==> flow/design.v <==
module matrix_mul(
    input wire clk,
    input wire reset,
    input wire start,
    input wire [8:0][7:0] matrix_a,
    input wire [8:0][7:0] matrix_b,
    output reg [8:0][15:0] result,
    output reg done
);
reg [3:0] state;
reg [3:0] i, j, k;
reg [15:0] sum;
localparam IDLE = 4'd0, MULTIPLY = 4'd1, DONE = 4'd2;
always @(posedge clk or posedge reset) begin
    if (reset) begin
        state <= IDLE;
        done <= 0;
        i <= 0;
        j <= 0;
        k <= 0;
        sum <= 0;
    end else begin
        case (state)
            IDLE: begin
                if (start) begin
                    state <= MULTIPLY;
                    i <= 0;
                    j <= 0;
                    k <= 0;
                    sum <= 0;
                    done <= 0;
                end
            end
            MULTIPLY: begin
                if (k == 3) begin
                    result[i*3 + j] <= sum;
                    sum <= 0;
                    k <= 0;
                    if (j == 2) begin
                        j <= 0;
                        if (i == 2) begin
                            state <= DONE;
                        end else begin
                            i <= i + 1;
                        end
                    end else begin
                        j <= j + 1;
                    end
                end else begin
                    sum <= sum + matrix_a[i*3 + k] * matrix_b[k*3 + j];
                    k <= k + 1;
                end
            end
            DONE: begin
                done <= 1;
                state <= IDLE;
            end
        endcase
    end
end
endmodule
--- tool output ---
---- Reports on matrix_mul ----
Tool output for the design above before and after an edit, in the order of the flow.
Lines under "original" count in the file above, lines under "edited" in the edited file.
"change" is "edited" less "original", of the values as shown; "relative change" is that difference over "original", in percent.
Operators carry their Yosys type and port widths (W data, S select, Z words).
Cell names lack the library's common part.
Not given: n/a
design
  design top .............................. matrix_mul
  clock ................................... clk
  standard-cell library ................... sky130hd
  timing corner ........................... tt_025C_1v80

---- The edit ----
Unified diff, file above to edited file.
A script made this edit. It changes what the design does and was not meant as an optimisation.
begin of diff
@@ -10,5 +10,5 @@
 reg [3:0] state;
 reg [3:0] i, j, k;
-reg [15:0] sum;
+reg [14:0] sum;
 localparam IDLE = 4'd0, MULTIPLY = 4'd1, DONE = 4'd2;
 always @(posedge clk or posedge reset) begin
end of diff

---- After elaboration ----
Yosys after proc, flatten, opt, wreduce and memory -nomap, before mapping. Memory bits, and registers merged into a memory's read port (data or address), are not among the register bits. Print and check cells are not counted. Equal cells are merged and count once.
word-level totals
  element                          original  edited  change  relative change (%)
  output and inout bits            145       145     0       0.00
  memory bits (read-only)          0         0       0       n/a
  word width x clocked read ports  0         0       0       n/a
  bits in registers                177       176     -1      -0.56
  latch bits                       0         0       0       n/a
  memory cells                     0         0       0       n/a
  memory bits (writable)           0         0       0       n/a
  cells after elaboration          66        66      0       0.00
operators by class
  element                        original  edited  change  relative change (%)
  equality and inequality tests  10        10      0       0.00
  div/mod/pow operators          0         0       0       n/a
  muxes and demuxes              20        20      0       0.00
  reduce/logical cells           10        10      0       0.00
  bitwise gates (word level)     4         4       0       0.00
  $lt $le $gt $ge                0         0       0       n/a
  $mul                           3         3       0       0.00
  $add $sub $neg                 8         8       0       0.00
  shift operators                4         4       0       0.00
operators by type and width
  kind                   original  edited  change  relative change (%)
  $mux W16               2         0       -2      -100.00
  $mux W15               0         2       +2      n/a
  $add A16 B16 Y16       1         0       -1      -100.00
  $mul A8 B8 Y16         1         0       -1      -100.00
  $pmux W16 S2           1         0       -1      -100.00
  $shift A16 B33 Y144    1         0       -1      -100.00
  $add A15 B15 Y15       0         1       +1      n/a
  $mul A8 B8 Y15         0         1       +1      n/a
  $pmux W15 S2           0         1       +1      n/a
  $shift A15 B33 Y144    0         1       +1      n/a
  $mux W4                11        11      0       0.00
  $ne A2 B2 Y1 const B   5         5       0       0.00
  $eq A4 B2 Y1 const B   4         4       0       0.00
  $add A4 B1 Y4 const B  3         3       0       0.00
  $pmux W4 S2            3         3       0       0.00
  $add A6 B4 Y7          2         2       0       0.00
  $mul A4 B2 Y6 const B  2         2       0       0.00
  $reduce_and A2 Y1      2         2       0       0.00
  $reduce_and A3 Y1      2         2       0       0.00
  $reduce_and A5 Y1      2         2       0       0.00
  $reduce_bool A2 Y1     2         2       0       0.00
  $shiftx A72 B11 Y8     2         2       0       0.00
  $add A28 B4 Y28        1         1       0       0.00
  $and A144 B144 Y144    1         1       0       0.00
  $eq A4 B1 Y1 const B   1         1       0       0.00
  $logic_not A4 Y1       1         1       0       0.00
  $mux W1                1         1       0       0.00
  $neg A32 Y33           1         1       0       0.00
The list need not be complete.

---- Logic depth ----
Depth = most cells in a row (Yosys ltp): at word level without a register or memory, in the mapped netlist without a sequential cell, where the memories' decode and read muxes count.
depth
  element                       original  edited  change  relative change (%)
  depth after elaboration       7         7       0       0.00
  ABC_AREA                      0         0       n/a     n/a
  depth in mapped cells         30        27      -3      -10.00
  depth with buffers taken out  29        26      -3      -10.34

---- Netlist ----
The flow's flattened synthesis, as Yosys stat reports it; memories are mapped. The netlist is that of the ABC_AREA named above (0 if unset); the other value can give another one.
synthesis totals
  element                         original  edited   change  relative change (%)
  flip-flop cells                 176       175      -1      -0.57
  standard cells after synthesis  964       949      -15     -1.56
  buffer cells                    49        45       -4      -8.16
  mapped area (sq um)             12214.2   12041.5  -172.7  -1.41
cell types
  cell      original  edited  change  relative change (%)
  mux2_4    36        9       -27     -75.00
  mux2_1    10        36      +26     +260.00
  mux2i_1   21        4       -17     -80.95
  nand3_1   21        11      -10     -47.62
  mux2_2    90        99      +9      +10.00
  nand2_1   69        78      +9      +13.04
  and3_1    7         16      +9      +128.57
  nor3_1    18        10      -8      -44.44
  o21ai_1   10        2       -8      -80.00
  a22oi_1   0         8       +8      n/a
  nor2_1    38        31      -7      -18.42
  a22o_1    15        8       -7      -46.67
  nand2b_1  2         9       +7      +350.00
  inv_1     96        90      -6      -6.25
  a211o_1   2         8       +6      +300.00
  nor2b_1   5         10      +5      +100.00
  o21a_1    3         8       +5      +166.67
  clkbuf_1  28        24      -4      -14.29
The list need not be complete.

---- Timing after synthesis ----
OpenSTA on the mapped netlist: ideal clock, no wires. The path of least setup slack (recovery checks aside). Input and output delay are each 20% of the period. Register names are those of the netlist, which keeps one name where synthesis merged equal registers.
timing after synthesis
  element                            original                 edited                   change  relative change (%)
  path type                          input port to flip-flop  input port to flip-flop  n/a     n/a
  start                              in reset                 in reset                 n/a     n/a
  end                                reg result               reg result               n/a     n/a
  arrival time (ns)                  11.780                   11.780                   0.000   0.00
  clock period (ns)                  10.0                     10.0                     0.0     0.00
  driving pins on the path           1                        1                        0       0.00
  library setup time (ns)            0.824                    0.824                    0.000   n/a
  input delay (ns)                   2.000                    2.000                    0.000   0.00
  path buffers                       0                        0                        0       n/a
  launch time at the first pin (ns)  2.000                    2.000                    0.000   0.00
  delay of the path (ns)             10.604                   10.604                   0.000   0.00
  slack (ns)                         -2.603                   -2.603                   0.000   n/a
  synthesis period reached (ns)      12.603                   12.603                   0.000   0.00
"delay of the path" is the arrival time less input delay plus setup time.
"driving pins on the path" counts driving pins, that of a launching flip-flop among them; a cell with two outputs on the path counts twice.
"synthesis period reached" = period - worst setup slack (recovery checks aside). The figure is calculated, with input and output delays left at 20% of the set period.
An end named without its bit number is one bit of that signal or, where synthesis recoded a state register, one of its new flip-flops.
The rows between start and end are the longest chain of elaborated cells between them; the timing report does not say that the signal goes this way. Where chains are equally long, one stands for them.
Each line given opens the expression or statement behind the cell; cells for indexed reads and writes are added by Yosys, which also makes memories of some case tables.
on the way, after synthesis, original
  cell sequence ........................... nor3_1
  cells in the longest elaborated chain ... 2
  elaborated cells on any way between the ends .. 2
  RTL lines with such cells ............... 0
RTL lines, path after synthesis, original
  element            RTL line  text
  from (decl)        3         input wire reset,
  $not A1 Y1         n/a
  $reduce_and A3 Y1  n/a
  to (assign)        36        result[i*3 + j] <= sum;
  to (decl)          7         output reg [8:0][15:0] result,
on the way, after synthesis, edited
  cell sequence ........................... nor3_1
  cells in the longest elaborated chain ... 2
  elaborated cells on any way between the ends .. 2
  RTL lines with such cells ............... 0
RTL lines, path after synthesis, edited
  element            RTL line  text
  from (decl)        3         input wire reset,
  $not A1 Y1         n/a
  $reduce_and A3 Y1  n/a
  to (assign)        36        result[i*3 + j] <= sum;
  to (decl)          7         output reg [8:0][15:0] result,

---- Worst path after layout ----
From the final timing report of the runs of set A: the path of least setup slack in the routed layout; clock arrival at registers is part of the times.
timing after layout
  element                            original                edited                  change  relative change (%)
  path type                          flip-flop to flip-flop  flip-flop to flip-flop  n/a     n/a
  start                              reg k[0]                reg i[0]                n/a     n/a
  end                                reg sum[14]             reg sum[14]             n/a     n/a
  slack (ns)                         0.57                    0.38                    -0.19   n/a
  library setup time (ns)            0.10                    0.09                    -0.01   n/a
  clock period (ns)                  7.91                    7.91                    0.00    0.00
  arrival time (ns)                  7.67                    7.86                    +0.19   +2.48
  driving pins on the path           25                      23                      -2      -8.00
  path buffers                       0                       0                       0       n/a
  launch time at the first pin (ns)  0.43                    0.42                    -0.01   -2.33
The rows between start and end are the longest chain of elaborated cells between them; the timing report does not say that the signal goes this way. Where chains are equally long, one stands for them.
At most two assigning lines are given for a register; there are more.
on the way, after layout, original
  cell sequence ........................... dfrtp_1 -> fa_1 -> ha_1 -> fa_1 -> xor2_1 -> nor2_1 -> o21bai_1 -> nor2_1 -> a21oi_1 -> nor2_1 -> and2_1 -> fa_1 -> inv_1 -> fa_1 -> inv_1 -> fa_1 -> fa_1 -> ha_1 -> or2_2 -> a21oi_1 -> o31ai_1 -> or4_1 -> o311a_1 -> xor2_1 -> a22o_1
  cells in the longest elaborated chain ... 7
  elaborated cells on any way between the ends .. 10
  RTL lines with such cells ............... 3
RTL lines, path after layout, original
  element             RTL line  text
  from (decl)         11        reg [3:0] i, j, k;
  from (assign)       20        k <= 0;
  from (assign)       51        k <= k + 1;
  $mul A4 B2 Y6       50        sum <= sum + matrix_a[i*3 + k] * matrix_b[k*3 + j];
  $add A6 B4 Y7       50
  $shiftx A72 B11 Y8  50
  $mul A8 B8 Y16      50
  $add A16 B16 Y16    50
  $mux W16            35        if (k == 3) begin
  $pmux W16 S2        23        case (state)
  to (assign)         21        sum <= 0;
  to (assign)         50
  to (decl)           12        reg [15:0] sum;
on the way, after layout, edited
  cell sequence ........................... dfrtp_1 -> ha_1 -> fa_1 -> ha_1 -> nor2b_1 -> o221ai_1 -> a2111oi_0 -> a211o_1 -> o21a_1 -> nand2_1 -> fa_1 -> inv_1 -> fa_1 -> fa_1 -> fa_1 -> ha_1 -> nand2_1 -> a211o_1 -> o21ai_0 -> a21o_1 -> a21oi_1 -> xnor3_1 -> o21ai_0
  cells in the longest elaborated chain ... 7
  elaborated cells on any way between the ends .. 7
RTL lines, path after layout, edited
  element             RTL line  text
  from (decl)         11        reg [3:0] i, j, k;
  from (assign)       18        i <= 0;
  from (assign)       44        i <= i + 1;
  $mul A4 B2 Y6       50        sum <= sum + matrix_a[i*3 + k] * matrix_b[k*3 + j];
  $add A6 B4 Y7       50
  $shiftx A72 B11 Y8  50
  $mul A8 B8 Y15      50
  $add A15 B15 Y15    50
  $mux W15            35        if (k == 3) begin
  $pmux W15 S2        23        case (state)
  to (assign)         21        sum <= 0;
  to (assign)         50
  to (decl)           12        reg [14:0] sum;

---- Layout results ----
Both versions went through the flow (Yosys, OpenROAD) with the same settings in each pair. Constraints: input delay and output delay 20% of the set period each, output load 0.01 pF.
flow settings, set A
  CORE_UTILIZATION ........................ 40
  PLACE_DENSITY ........................... 0.6
  period_ns ............................... 7.91
  CAP_MARGIN .............................. 20
  CORE_MARGIN ............................. 2
  SLEW_MARGIN ............................. 20
final reports, set A
  element                                         original  edited   change  relative change (%)
  total power after layout (mW)                   1.953     1.940    -0.013  -0.67
  final utilization (%)                           53.9      53.9     0.0     n/a
  clock period reached (ns)                       7.336     7.525    +0.189  +2.58
  setup slack of the critical path (ns)           0.574     0.385    -0.189  n/a
  total die area (sq um)                          31949.8   31508.0  -441.8  -1.38
  post-route worst hold slack (ns)                0.505     0.502    -0.003  n/a
  total negative slack (ns)                       0.000     0.000    0.000   n/a
  standard-cell area of the final layout (sq um)  16090.4   15964.1  -126.3  -0.78
  netlist area reported by Yosys (sq um)          12214.2   12041.5  -172.7  -1.41
flow settings, set B
  CAP_MARGIN .............................. 0
  CORE_ASPECT_RATIO ....................... 0.57
  CORE_UTILIZATION ........................ 54
  CTS_CLUSTER_DIAMETER .................... 135
  CTS_CLUSTER_SIZE ........................ 70
  GPL_ROUTABILITY_DRIVEN .................. 1
  MIN_ROUTING_LAYER ....................... met1
  PLACE_DENSITY_LB_ADDON .................. 0.24
  SLEW_MARGIN ............................. 20
  period_ns ............................... 13.7
  CORE_MARGIN ............................. 2
final reports, set B
  element                                         original  edited   change  relative change (%)
  total power after layout (mW)                   1.130     1.125    -0.005  -0.44
  final utilization (%)                           71.9      71.8     -0.1    n/a
  clock period reached (ns)                       8.347     8.127    -0.220  -2.64
  setup slack of the critical path (ns)           5.353     5.573    +0.220  n/a
  total die area (sq um)                          23885.7   23557.0  -328.7  -1.38
  post-route worst hold slack (ns)                0.504     0.527    +0.023  n/a
  total negative slack (ns)                       0.000     0.000    0.000   n/a
  standard-cell area of the final layout (sq um)  15942.8   15798.9  -143.9  -0.90
  netlist area reported by Yosys (sq um)          12214.2   12041.5  -172.7  -1.41
By "clock period reached" is meant the clock period of the run minus its worst setup slack. This is arithmetic on one report: input and output delays are still those of the set period (20% each).
"total power after layout" is the tool's figure for a default switching activity; nothing was simulated.
--- end ---
